==> flow/design.v <==
module ctrl(
        input                   clk,
        input                   reset,
        input                   init_en_2,
        input                   init_done,
        input                   for_load_done,
        input                   for_done,
        input                   for_op_done,
        input                   back_load_done,
        input                   back_done,
        output reg              init_en,
        output reg              for_en,
        output reg              for_load_en,
        output reg              back_en,
        output reg              back_load_en,
        output reg              sti_rd,
        output reg              res_wr,
        output reg              res_rd
        );
        parameter IDLE = 3'b000,  INIT = 3'b001, LOAD = 3'b010, FOR = 3'b011, BACK = 3'b100;
        reg [2:0] cstate, nstate;
        always@(posedge clk)begin
                if(!reset)
                        cstate <= 3'b0;
                else
                        cstate <= nstate;
        end
        always@*begin
                case(cstate)
                        IDLE:begin
                                if(!reset) nstate = IDLE;
                                else nstate = INIT;
                        end
                        INIT:begin
                                if(init_done)
                                        nstate = LOAD;
                                else
                                        nstate = INIT;
                        end
                        LOAD:begin
                                if(for_load_done)
                                        nstate = FOR;
                                else if(back_load_done)
                                        nstate = BACK;
                                else
                                        nstate = LOAD;
                        end
                        FOR:begin
                                if(for_done)
                                        nstate = LOAD;
                                else
                                        nstate = FOR;
                        end
                        BACK:begin
                                if(back_done)
                                        nstate = LOAD;
                                else
                                        nstate = BACK;
                        end
                        default: nstate = IDLE;
                endcase
        end
        always@*begin
                case(cstate)
                        IDLE:begin
                                init_en = 1'b0;
                                for_load_en = 1'b0;
                                for_en = 1'b0;
                                back_load_en = 1'b0;
                                back_en = 1'b0;
                                sti_rd = 1'b0;
                                res_wr = 1'b0;
                                res_rd = 1'b0;
                        end
                        INIT:begin
                                init_en = 1'b1;
                                for_load_en = 1'b0;
                                for_en = 1'b0;
                                back_load_en = 1'b0;
                                back_en = 1'b0;
                                sti_rd = 1'b1;   
                                res_wr = init_en_2;
                                res_rd = 1'b0;
                        end
                        LOAD:begin
                                init_en = 1'b0;
                                for_load_en = (!for_op_done);
                                for_en = 1'b0;
                                back_load_en = for_op_done;
                                back_en = 1'b0;
                                sti_rd = 1'b0;
                                res_wr = 1'b0;
                                res_rd = 1'b1;
                        end
                        FOR:begin
                                init_en = 1'b0;
                                for_load_en = 1'b1;
                                for_en = 1'b1;
                                back_load_en = 1'b0;
                                back_en = 1'b0;
                                sti_rd = 1'b0;
                                res_wr = 1'b1;
                                res_rd = 1'b0;
                        end
                        BACK:begin
                                init_en = 1'b0;
                                for_load_en = 1'b0;
                                for_en = 1'b0;
                                back_load_en = 1'b1;
                                back_en = 1'b1;
                                sti_rd = 1'b0;
                                res_wr = 1'b1;
                                res_rd = 1'b0;
                        end
                        default:begin
                                init_en = 1'b0;
                                for_load_en = 1'b0;
                                for_en = 1'b0;
                                back_load_en = 1'b0;
                                back_en = 1'b0;
                                sti_rd = 1'b0;
                                res_wr = 1'b0;
                                res_rd = 1'b0;
                        end
                endcase
        end
endmodule
module init(
        input                   clk,
        input                   reset,
        input                   init_en,
        input                   for_en,
        output  reg             init_en_2,
        output                  init_done,
        output  reg     [9:0]   sti_addr ,
        input           [15:0]  sti_di,
        output  reg     [13:0]  res_addr_init ,
        output  reg     [7:0]   res_do_init
        );
        reg [9:0]       cnt_sti;   
        reg [3:0]       cnt_ini;   
        reg [13:0]      cnt_res;   
        reg [7:0]       sti_tmp15;
        wire [9:0]      sti_addr_tmp;
        assign  init_done = (cnt_res == 14'h3FFF);
        always@(posedge clk)begin
                if(!reset)
                        cnt_ini <= 4'd15;
                else if(init_en)
                        cnt_ini <= cnt_ini - 1;   
        end
        always@(posedge clk)begin
                if(!reset)
                        cnt_sti <= 10'b0;
                else if(init_en && (cnt_ini == 4'd0))
                        cnt_sti <= cnt_sti + 1;
        end
        always@*begin
                if(init_en)
                        sti_addr = cnt_sti;
                else
                        sti_addr = 10'd0;
        end
        always@(posedge clk)begin
                if(init_en)
                        sti_tmp15 <= {6'b0, sti_di[0]};
        end
        always@(posedge clk)begin
                init_en_2 <= init_en;
        end
        always@(posedge clk)begin
                if(!reset)
                        cnt_res <= 14'b0;
                else if(init_en_2)
                        cnt_res <= cnt_res + 1;
        end
        always@*begin
                res_addr_init = cnt_res;
        end
        assign sti_addr_tmp = cnt_ini+1;
        always@*begin
                if(init_en_2)begin
                        if(cnt_ini == 4'hF)
                                res_do_init = 8'h00 | sti_tmp15;   
                        else
                                res_do_init = 8'h00 | {7'b0, sti_di[sti_addr_tmp]};   
                end
                else
                        res_do_init = 8'h00;
        end
endmodule
module forward(
        input                   clk,
        input                   reset,
        input                   for_load_en,
        input                   for_en,
        output                  for_load_done,
        output                  for_done,
        output  reg             for_op_done,
        output  reg     [13:0]  res_addr_for,
        output  reg     [7:0]   res_do_for,
        input           [7:0]   res_di
        );
        reg [13:0]      cur;    
        reg [2:0]       cnt_for;   
        reg [7:0]       pixel_tmp[4:0];
        reg [7:0]      min_tmp0, min_tmp1, for_out;
        assign pass = (cur[6:0] == 7'b0) || (cur[6:0] == 7'h7F) || (cur>= 14'h3F80) || (for_load_en && (cnt_for == 3'd0) && (res_di == 8'd0));
        assign for_load_done = (cnt_for == 4'd4);
        assign for_done = (cnt_for == 3'd5);
        always@(posedge clk)begin
                if(!reset)
                        cur <= 14'd128;   
                else if(pass ||(for_load_en && for_done))
                        cur <= cur + 1;
        end
        always@(posedge clk)begin
                if(!reset)
                        cnt_for <= 3'd0;
                else if(pass || (cnt_for == 3'd6))   
                        cnt_for <= 3'd0;
                else if((!pass) && for_load_en && (!for_op_done))
                        cnt_for <= cnt_for + 1;
        end
        always@(posedge clk)begin
                if(!reset)
                        for_op_done <= 1'b0;
                else if(for_load_en && (cur == 14'h3FFF))
                        for_op_done <= 1'b1;   
        end
        always@*begin
                case(cnt_for)
                        3'd0: res_addr_for = cur;
                        3'd1: res_addr_for = cur - 14'd129;
                        3'd2: res_addr_for = cur - 14'd128;
                        3'd3: res_addr_for = cur - 14'd127;
                        3'd4: res_addr_for = cur - 14'd1;
                        3'd5: res_addr_for = cur;   
                        default: res_addr_for = 14'd0;
                endcase
        end
        always@(posedge clk)begin
                if(!reset)begin
                        pixel_tmp[0] <= 8'hFF;
                        pixel_tmp[1] <= 8'hFF;
                        pixel_tmp[2] <= 8'hFF;
                        pixel_tmp[3] <= 8'hFF;
                        pixel_tmp[4] <= 8'hFF;
                end
                else if(  for_load_en && (!for_op_done))begin
                        pixel_tmp[cnt_for] <= res_di;
                end
        end
        always@*begin
                if(cnt_for == 3'd5)begin
                        min_tmp0 = (pixel_tmp[1] <= pixel_tmp[2])? pixel_tmp[1] : pixel_tmp[2];
                        min_tmp1 = (pixel_tmp[3] <= pixel_tmp[4])? pixel_tmp[3] : pixel_tmp[4];
                        for_out = (min_tmp0 <= min_tmp1)? min_tmp0+1 : min_tmp1+1;
                end
                else begin
                        min_tmp0 = 7'd0;
                        min_tmp1 = 7'd0;
                        for_out = 7'd0;
                end
        end
        always@*begin
                if(cnt_for >= 3'd5)
                        res_do_for = for_out;
                else
                        res_do_for = 7'd0;
        end
endmodule
module backward(
        input                   clk,
        input                   reset,
        input                   back_load_en,
        input                   back_en,
        output                  back_load_done,
        output                  back_done,
        output                  done,
        output  reg     [13:0]  res_addr_back,
        output  reg     [7:0]   res_do_back,
        input           [7:0]   res_di
        );
        reg [13:0]      cur;    
        reg [2:0]       cnt_back;   
        reg [7:0]       pixel_tmp[4:0];
        reg             back_op_done;
        reg [7:0]      min_tmp0, min_tmp1, min_tmp2, back_out;
        assign pass = (cur[6:0] == 7'b0) || (cur[6:0] == 7'h7F);
        assign back_load_done = (cnt_back == 4'd4);
        assign back_done = (cnt_back == 3'd5);
        assign done = back_op_done;
        always@(posedge clk)begin
                if(!reset)
                        cur <= 14'h3F7E;   
                else if(pass || (back_load_en && back_done))
                        cur <= cur - 1;
        end
        always@(posedge clk)begin
                if(!reset)
                        cnt_back <= 3'd0;
                else if(pass || (cnt_back == 3'd6))
                        cnt_back <= 3'd0;
                else if((!pass) && back_load_en && (!back_op_done))
                        cnt_back <= cnt_back + 1;
        end
        always@(posedge clk)begin
                if(!reset)
                        back_op_done <= 1'b0;
                else if(cur == 14'h0001)
                        back_op_done <= 1'b1;
        end
        always@*begin
                case(cnt_back)
                        3'd0: res_addr_back = cur;
                        3'd1: res_addr_back = cur + 1;
                        3'd2: res_addr_back = cur + 127;
                        3'd3: res_addr_back = cur + 128;
                        3'd4: res_addr_back = cur + 129;
                        3'd5: res_addr_back = cur;   
                        default: res_addr_back = 14'd0;
                endcase
        end
        always@(posedge clk)begin
                if(!reset)begin
                        pixel_tmp[0] <= 8'hFF;
                        pixel_tmp[1] <= 8'hFF;
                        pixel_tmp[2] <= 8'hFF;
                        pixel_tmp[3] <= 8'hFF;
                        pixel_tmp[4] <= 8'hFF;
                end
                else if(back_load_en && (!back_op_done))
                        pixel_tmp[cnt_back] <= res_di;
        end
        always@*begin
                if(cnt_back == 3'd5)begin
                        min_tmp0 = (pixel_tmp[0] <= (pixel_tmp[1]+1))? pixel_tmp[0] : (pixel_tmp[1] + 1);
                        min_tmp1 = ((pixel_tmp[2]+1) <= (pixel_tmp[3]+1))? (pixel_tmp[2]+1) : (pixel_tmp[3]+1);
                        min_tmp2 = ((pixel_tmp[4]+1) <= min_tmp1)? (pixel_tmp[4]+1) : min_tmp1;
                        back_out = (min_tmp0 <= min_tmp2)? min_tmp0 : min_tmp2;
                end
                else begin
                        min_tmp0 = 7'd0;
                        min_tmp1 = 7'd0;
                        min_tmp2 = 7'd0;
                        back_out = 7'd0;
                end
        end
        always@*begin
                if(cnt_back >= 3'd5)
                        res_do_back = back_out;
                else
                        res_do_back = 7'd0;
        end
endmodule
module DT(
        input                   clk,
        input                   reset,
        output                  done,
        output                  sti_rd,
        output  [9:0]           sti_addr,
        input   [15:0]          sti_di,
        output                  res_wr,
        output                  res_rd,
        output  reg [13:0]      res_addr,
        output  reg [7:0]       res_do,
        input   [7:0]           res_di
        );
        wire [7:0] res_do_init, res_do_for, res_do_back;
        wire [13:0] res_addr_init, res_addr_for, res_addr_back;
        wire init_en, init_en_2, load_en, for_load_en, for_en, back_load_en, back_en;
        wire init_done, for_load_done, back_load_done, for_done, for_op_done, back_done;
        always@*begin
                case({init_en_2, for_en, back_en})
                        3'b100: res_do = res_do_init;
                        3'b010: res_do = res_do_for;
                        3'b001: res_do = res_do_back;
                        default:res_do = 8'd0;
                endcase
        end
        always@*begin
                case({init_en_2, for_load_en, back_load_en})
                        3'b100: res_addr = res_addr_init;
                        3'b010: res_addr = res_addr_for;
                        3'b001: res_addr = res_addr_back;
                        default:res_addr = 14'b0;
                endcase
        end
        init u_init(.clk(clk),
                    .reset(reset),
                    .init_en(init_en),
                    .for_en(for_en),
                    .init_done(init_done),
                    .init_en_2(init_en_2),
                    .sti_addr(sti_addr),
                    .sti_di(sti_di),
                    .res_addr_init(res_addr_init),
                    .res_do_init(res_do_init)
                    );
        forward u_for(.clk(clk),
                      .reset(reset),
                      .for_load_en(for_load_en),
                      .for_en(for_en),
                      .for_load_done(for_load_done),
                      .for_done(for_done),
                      .for_op_done(for_op_done),
                      .res_addr_for(res_addr_for),
                      .res_do_for(res_do_for),
                      .res_di(res_di)
                      );
        backward u_back(.clk(clk),
                        .reset(reset),
                        .back_load_en(back_load_en),
                        .back_en(back_en),
                        .back_load_done(back_load_done),
                        .back_done(back_done),
                        .done(done),
                        .res_addr_back(res_addr_back),
                        .res_do_back(res_do_back),
                        .res_di(res_di)
                        );
        ctrl u_ctrl(.clk(clk),
                    .reset(reset),
                    .init_en_2(init_en_2),
                    .init_done(init_done),
                    .for_load_done(for_load_done),
                    .for_done(for_done),
                    .for_op_done(for_op_done),
                    .back_load_done(back_load_done),
                    .back_done(back_done),
                    .init_en(init_en),
                    .for_en(for_en),
                    .for_load_en(for_load_en),
                    .back_en(back_en),
                    .back_load_en(back_load_en),
                    .sti_rd(sti_rd),
                    .res_wr(res_wr),
                    .res_rd(res_rd)
                    );
endmodule
---- Step by step through the tools: DT ----
What the tools print for DT, step after step.
Line numbers count from 1 in the design file above.
A cell with - has no value.
set-up
  top module .............................. DT
  clock input ............................. clk
  cell library ............................ sky130hd
  timing corner ........................... tt_025C_1v80

---- After elaboration ----
Counts by Yosys on the flattened word-level netlist (proc, flatten, opt, wreduce; memories kept). Register bits leave out memories and registers merged into their read ports (data or address); mux counts leave out enables and synchronous resets folded into registers. Print and check cells are left out. Cells with the same type and inputs are merged into one.
Memory sizes are those after Yosys's memory passes, which may raise the word count (mostly to a power of two), join words into wider ones and drop unused or constant bits.
word-level totals
  bits in registers ....................... 69
  bits in writable memories ............... 128
  memories kept ........................... 2
  input port bits ......................... 26
  elaborated cells ........................ 156
memory list
  memory            depth  width  line  text
  u_back.pixel_tmp  8      8      287   reg [7:0]       pixel_tmp[4:0];
  u_for.pixel_tmp   8      8      206   reg [7:0]       pixel_tmp[4:0];
operators by class
  $add $sub $neg .......................... 22
  $lt $le $gt $ge ......................... 10
  equal/unequal tests ..................... 28
  shift operators ......................... 1
  muxes and demuxes ....................... 44
  bitwise operators ....................... 1
  reduce/logical cells .................... 36
operators by type and width
  kind                                                count
  parallel mux 14 bit (select 5 bit)                  2
  2-to-1 mux 8 bit                                    16
  adder 14 x 1 -> 14 bit with constant B              3
  parallel mux 14 bit (select 3 bit)                  1
  adder 8 x 1 -> 9 bit with constant B                4
  less-or-equal comparator 8 bit                      4
  subtractor 14 x 1 -> 14 bit with constant B         2
  == test 14 bit with constant B                      2
  adder 14 x 8 -> 14 bit with constant B              2
  subtractor 14 x 8 -> 14 bit with constant B         2
  == test 3 bit with constant B                       9
  == test 3 x 2 -> 1 bit with constant B              8
  parallel mux 8 bit (select 3 bit)                   1
  2-to-1 mux 3 bit                                    7
  variable part select 16 x 10 -> 1 bit               1
  adder 8 x 1 -> 8 bit with constant B                2
  == test 3 x 1 -> 1 bit with constant B              5
  parallel mux 3 bit (select 5 bit)                   1
  == test 14 x 1 -> 1 bit with constant B             1
  greater-or-equal comparator 14 bit with constant B  1
  adder 14 x 7 -> 14 bit with constant B              1
  subtractor 14 x 7 -> 14 bit with constant B         1
  == test 7 bit with constant B                       2
  logical NOT 7 bit                                   2
  logical AND 1 bit                                   12
  2-to-1 mux 1 bit                                    11
  adder 10 x 1 -> 10 bit with constant B              1
  OR reduction 2 bit                                  5
Not listed: further kinds 17, cells in them 33.

---- Logic depth ----
Depth = most cells in a row (Yosys ltp): at word level without a register or memory, in the mapped netlist without a sequential cell, where the memories' decode and read muxes count.
depth
  word-level depth ........................ 10
  ABC_AREA ................................ 1
  gate-level depth with buffers ........... 37
  mapped depth without buffers ............ 37

---- After synthesis ----
Source: synth_stat.txt of the flow (Yosys; design flattened, memories mapped). It holds for the ABC_AREA given above (unset counts as 0); a run with the other value may have another netlist.
Totals and module areas in this step are rounded.
mapped netlist
  standard cells after synthesis .......... 1591
  cell area after synthesis ............... 11400 µm²
  area of sequential cells ................ 3593 µm²
  mapped flip-flops ....................... 143
cell types
  cell type                  count
  sky130_fd_sc_hd__edfxtp_1  73
  sky130_fd_sc_hd__nand2_1   390
  sky130_fd_sc_hd__dfxtp_1   70
  sky130_fd_sc_hd__ha_1      100
  sky130_fd_sc_hd__nand3_1   165
  sky130_fd_sc_hd__inv_1     207
  sky130_fd_sc_hd__o21ai_0   93
  sky130_fd_sc_hd__a21oi_1   92
  sky130_fd_sc_hd__nor2_1    102
  sky130_fd_sc_hd__xor2_1    25
  sky130_fd_sc_hd__nand2_2   30
  sky130_fd_sc_hd__nand4_1   28
  sky130_fd_sc_hd__nor3_1    30
  sky130_fd_sc_hd__nand2_4   6
  sky130_fd_sc_hd__o21a_1    9
  sky130_fd_sc_hd__clkinv_1  17
  sky130_fd_sc_hd__nand4_4   3
  sky130_fd_sc_hd__xnor2_1   7
Other cell types: 46; their cells: 144.

---- Worst setup path after synthesis ----
OpenSTA on the mapped netlist: ideal clock, no wires. The path of least setup slack (recovery checks aside). Input and output delay are each 20% of the period. Register names are those of the netlist, which keeps one name where synthesis merged equal registers.
path after synthesis
  kind .................................... register to output
  start point ............................. memory u_back.pixel_tmp[2][0]
  end point ............................... output res_do[7]
  clock period ............................ 9.0 ns
  output delay ............................ 1.800 ns
  launch time at the first pin ............ 0.000 ns
  data arrival time ....................... 4.775 ns
  data required time ...................... 7.200 ns
  slack ................................... 2.425 ns
  path delay .............................. 4.775 ns
  stages .................................. 34
  synthesis period reached ................ 6.575 ns
"path delay" = arrival - input delay + setup time.
A path that ends at an output port has no setup time.
"stages": output pins that drive a net of the path, with the launching flip-flop's if there is one; two outputs of one cell count as two.
"synthesis period reached" = period - worst setup slack (recovery checks aside). The figure is calculated, with input and output delays left at 20% of the set period.
The rows between start and end are the longest chain of elaborated cells between them; the timing report does not say that the signal goes this way. Where chains are equally long, one stands for them.
Each line given opens the expression or statement behind the cell; cells for indexed reads and writes are added by Yosys, which also makes memories of some case tables.
A memory read counts as a cell of the chain, while the word-level depth stops at memories.
between the ends, after synthesis
  cell sequence ........................... sky130_fd_sc_hd__edfxtp_1 > sky130_fd_sc_hd__ha_1 > sky130_fd_sc_hd__nand3_1 > sky130_fd_sc_hd__nor2_1 > sky130_fd_sc_hd__and3_1 > sky130_fd_sc_hd__ha_1 > sky130_fd_sc_hd__nand2_1 > sky130_fd_sc_hd__nor3_1 > sky130_fd_sc_hd__nand4_4 > sky130_fd_sc_hd__nand2_8 > sky130_fd_sc_hd__nand2_2 > sky130_fd_sc_hd__nand2_1 > sky130_fd_sc_hd__ha_1 > sky130_fd_sc_hd__a21oi_1 > sky130_fd_sc_hd__o21a_1 > sky130_fd_sc_hd__nor3_1 > sky130_fd_sc_hd__nor2_1 > sky130_fd_sc_hd__a21oi_4 > sky130_fd_sc_hd__inv_1 > sky130_fd_sc_hd__nand2_1 > sky130_fd_sc_hd__and2_1 > sky130_fd_sc_hd__ha_1 > sky130_fd_sc_hd__inv_1 > sky130_fd_sc_hd__nor2_1 > sky130_fd_sc_hd__nor2_1 > sky130_fd_sc_hd__o21ai_0 > sky130_fd_sc_hd__nand2_1 > sky130_fd_sc_hd__a21oi_2 > sky130_fd_sc_hd__inv_1 > sky130_fd_sc_hd__nand3_1 > sky130_fd_sc_hd__nand2_1 > sky130_fd_sc_hd__inv_2 > sky130_fd_sc_hd__nand2_1 > sky130_fd_sc_hd__nand2_1
  cells in the longest elaborated chain ... 11
ends and longest elaborated chain, after synthesis
  element                                  line  text
  start, declared                          287   reg [7:0]       pixel_tmp[4:0];
  memory (8 x 8 bit)                       287
  adder 8 x 1 -> 9 bit                     339   min_tmp1 = ((pixel_tmp[2]+1) <= (pixel_tmp[3]+1))? (pixel_tmp[2]+1) : (pixel_tmp[3]+1);
  less-or-equal comparator 9 bit           339
  2-to-1 mux 8 bit                         339
  less-or-equal comparator 9 x 8 -> 1 bit  340   min_tmp2 = ((pixel_tmp[4]+1) <= min_tmp1)? (pixel_tmp[4]+1) : min_tmp1;
  2-to-1 mux 8 bit                         340
  less-or-equal comparator 8 bit           341   back_out = (min_tmp0 <= min_tmp2)? min_tmp0 : min_tmp2;
  2-to-1 mux 8 bit                         341
  2-to-1 mux 8 bit                         337   if(cnt_back == 3'd5)begin
  2-to-1 mux 8 bit                         351   if(cnt_back >= 3'd5)
  parallel mux 8 bit (select 3 bit)        375   case({init_en_2, for_en, back_en})
  end, declared                            367   output  reg [7:0]       res_do,

---- Worst path after layout ----
From the final timing report of flow run 2: the path of least setup slack in the routed layout; clock arrival at registers is part of the times.
path post-layout
  kind .................................... register to output
  start point ............................. memory u_back.pixel_tmp[2][0]
  end point ............................... output res_do[0]
  clock period ............................ 9.0 ns
  output delay ............................ 1.80 ns
  launch time at the first pin ............ 0.43 ns
  data arrival time ....................... 6.36 ns
  data required time ...................... 7.20 ns
  slack ................................... 0.84 ns
  stages .................................. 34
The rows between start and end are the longest chain of elaborated cells between them; the timing report does not say that the signal goes this way. Where chains are equally long, one stands for them.
A memory read counts as a cell of the chain, while the word-level depth stops at memories.
between the ends, post-layout
  cell sequence ........................... sky130_fd_sc_hd__edfxtp_1 > sky130_fd_sc_hd__ha_1 > sky130_fd_sc_hd__nand3_1 > sky130_fd_sc_hd__nor2_1 > sky130_fd_sc_hd__and3_1 > sky130_fd_sc_hd__ha_1 > sky130_fd_sc_hd__nand2_1 > sky130_fd_sc_hd__nor3_1 > sky130_fd_sc_hd__nand4_4 > sky130_fd_sc_hd__nand3_1 > sky130_fd_sc_hd__nand2_1 > sky130_fd_sc_hd__ha_1 > sky130_fd_sc_hd__a21oi_1 > sky130_fd_sc_hd__o21a_1 > sky130_fd_sc_hd__nor3_1 > sky130_fd_sc_hd__nor2_1 > sky130_fd_sc_hd__a21oi_4 > sky130_fd_sc_hd__inv_1 > sky130_fd_sc_hd__nand2_1 > sky130_fd_sc_hd__and2_1 > sky130_fd_sc_hd__ha_1 > sky130_fd_sc_hd__inv_1 > sky130_fd_sc_hd__nor2_1 > sky130_fd_sc_hd__nor2_1 > sky130_fd_sc_hd__o21ai_0 > sky130_fd_sc_hd__nand2_1 > sky130_fd_sc_hd__a21oi_2 > sky130_fd_sc_hd__inv_1 > sky130_fd_sc_hd__nand3_1 > sky130_fd_sc_hd__nand2_1 > sky130_fd_sc_hd__clkinv_1 > sky130_fd_sc_hd__nand2_1 > sky130_fd_sc_hd__nand2_1 > sky130_fd_sc_hd__clkdlybuf4s50_1
  cells in the longest elaborated chain ... 11
ends and longest elaborated chain, post-layout
  element                                  line  text
  start, declared                          287   reg [7:0]       pixel_tmp[4:0];
  memory (8 x 8 bit)                       287
  adder 8 x 1 -> 9 bit                     339   min_tmp1 = ((pixel_tmp[2]+1) <= (pixel_tmp[3]+1))? (pixel_tmp[2]+1) : (pixel_tmp[3]+1);
  less-or-equal comparator 9 bit           339
  2-to-1 mux 8 bit                         339
  less-or-equal comparator 9 x 8 -> 1 bit  340   min_tmp2 = ((pixel_tmp[4]+1) <= min_tmp1)? (pixel_tmp[4]+1) : min_tmp1;
  2-to-1 mux 8 bit                         340
  less-or-equal comparator 8 bit           341   back_out = (min_tmp0 <= min_tmp2)? min_tmp0 : min_tmp2;
  2-to-1 mux 8 bit                         341
  2-to-1 mux 8 bit                         337   if(cnt_back == 3'd5)begin
  2-to-1 mux 8 bit                         351   if(cnt_back >= 3'd5)
  parallel mux 8 bit (select 3 bit)        375   case({init_en_2, for_en, back_en})
  end, declared                            367   output  reg [7:0]       res_do,

FLOW RESULTS
============

Measured results for DT: 7 stored runs of the Yosys and OpenROAD flow on sky130hd. The settings differ; the order carries no meaning. The constraints put input and output delay at 20% of the set period each and load the outputs with 0.01 pF.
By "clock period achieved" is meant the clock period of the run minus its worst setup slack. This is arithmetic on one report: input and output delays are still those of the set period (20% each).
"worst setup path time" means the part of the period allowed to the worst setup path (the constraints hold back 20% at inputs and 20% at outputs) less its slack; where the path has registers, the arrival times of their clocks count too.
"total power of the final layout" is the tool's figure for a default switching activity; nothing was simulated.
The measured numbers are rounded.

---- flow run 1 ----
settings
  ABC_AREA = 0
  CAP_MARGIN = 5
  CELL_PAD_IN_SITES_GLOBAL_PLACEMENT = 3
  CORE_MARGIN = 7
  CORE_UTILIZATION = 55
  CTS_CLUSTER_DIAMETER = 198
  CTS_CLUSTER_SIZE = 24
  GPL_ROUTABILITY_DRIVEN = 0
  MAX_ROUTING_LAYER = met4
  PLACE_DENSITY = 0.41
  SLEW_MARGIN = 25
  period_ns = 8.03
results
  did not finish, placement stopped with GPL-0301

---- flow run 2 ----
settings
  ABC_AREA = 1
  CAP_MARGIN = 0
  CORE_MARGIN = 7
  GPL_ROUTABILITY_DRIVEN = 0
  HOLD_SLACK_MARGIN = 0.02
  MAX_ROUTING_LAYER = met4
  period_ns = 9.0
  CORE_UTILIZATION = 40
  SLEW_MARGIN = 20
results
  worst-case hold slack ................... 0.442 ns
  total power of the final layout ......... 0.00157 W
  synthesized cell area ................... 11400 µm²
  worst setup path time ................... 6.36 ns
  worst setup path kind ................... register to output
  final design utilization ................ 46.4 %
  setup TNS ............................... 0.000 ns
  setup slack of the worst path ........... 0.842 ns
  standard-cell area of the final layout .. 12960 µm²
  clock period achieved ................... 8.158 ns
  die outline area ........................ 33420 µm²

---- flow run 3 ----
settings
  ABC_AREA = 0
  CAP_MARGIN = 0
  CORE_MARGIN = 4
  CTS_CLUSTER_DIAMETER = 198
  CTS_CLUSTER_SIZE = 24
  GPL_ROUTABILITY_DRIVEN = 0
  MAX_ROUTING_LAYER = met4
  PLACE_DENSITY = 0.41
  SLEW_MARGIN = 40
  period_ns = 8.03
  CORE_UTILIZATION = 40
results
  worst-case hold slack ................... 0.437 ns
  total power of the final layout ......... 0.001824 W
  synthesized cell area ................... 10750 µm²
  worst setup path time ................... 5.91 ns
  worst setup path kind ................... register to output
  final design utilization ................ 47.3 %
  setup TNS ............................... 0.000 ns
  setup slack of the worst path ........... 0.517 ns
  standard-cell area of the final layout .. 12430 µm²
  clock period achieved ................... 7.513 ns
  die outline area ........................ 29550 µm²

---- flow run 4 ----
settings
  CELL_PAD_IN_SITES_GLOBAL_PLACEMENT = 3
  CORE_UTILIZATION = 57
  CTS_CLUSTER_SIZE = 99
  PLACE_DENSITY = 0.81
  period_ns = 8.73
  CAP_MARGIN = 20
  CORE_MARGIN = 2
  SLEW_MARGIN = 20
results
  did not finish, placement stopped with GPL-0301

---- flow run 5 ----
settings
  period_ns = 8.62
  CAP_MARGIN = 20
  CORE_MARGIN = 2
  CORE_UTILIZATION = 40
  SLEW_MARGIN = 20
results
  worst-case hold slack ................... 0.447 ns
  total power of the final layout ......... 0.00176 W
  synthesized cell area ................... 10750 µm²
  worst setup path time ................... 6.56 ns
  worst setup path kind ................... register to output
  final design utilization ................ 47.0 %
  setup TNS ............................... 0.000 ns
  setup slack of the worst path ........... 0.337 ns
  standard-cell area of the final layout .. 12320 µm²
  clock period achieved ................... 8.283 ns
  die outline area ........................ 28190 µm²

---- flow run 6 ----
settings
  ABC_AREA = 1
  CAP_MARGIN = 25
  CELL_PAD_IN_SITES_GLOBAL_PLACEMENT = 3
  CORE_ASPECT_RATIO = 1.15
  CORE_MARGIN = 3
  CORE_UTILIZATION = 40
  CTS_CLUSTER_SIZE = 65
  GPL_ROUTABILITY_DRIVEN = 0
  MIN_ROUTING_LAYER = met2
  PLACE_DENSITY_LB_ADDON = 0.26
  SETUP_SLACK_MARGIN = -0.78
  TNS_END_PERCENT = 50
  period_ns = 9.0
  SLEW_MARGIN = 20
results
  did not finish, placement stopped with FLW-0024

---- flow run 7 ----
settings
  CAP_MARGIN = 25
  CELL_PAD_IN_SITES_GLOBAL_PLACEMENT = 0
  CORE_ASPECT_RATIO = 1.15
  CORE_MARGIN = 3
  CORE_UTILIZATION = 40
  CTS_CLUSTER_SIZE = 65
  GPL_ROUTABILITY_DRIVEN = 0
  PLACE_DENSITY_LB_ADDON = 0.26
  SETUP_SLACK_MARGIN = -0.78
  TNS_END_PERCENT = 50
  period_ns = 9.0
  SLEW_MARGIN = 20
results
  worst-case hold slack ................... 0.444 ns
  total power of the final layout ......... 0.001676 W
  synthesized cell area ................... 10750 µm²
  worst setup path time ................... 6.79 ns
  worst setup path kind ................... register to output
  final design utilization ................ 47.1 %
  setup TNS ............................... 0.000 ns
  setup slack of the worst path ........... 0.410 ns
  standard-cell area of the final layout .. 12280 µm²
  clock period achieved ................... 8.590 ns
  die outline area ........................ 28870 µm²
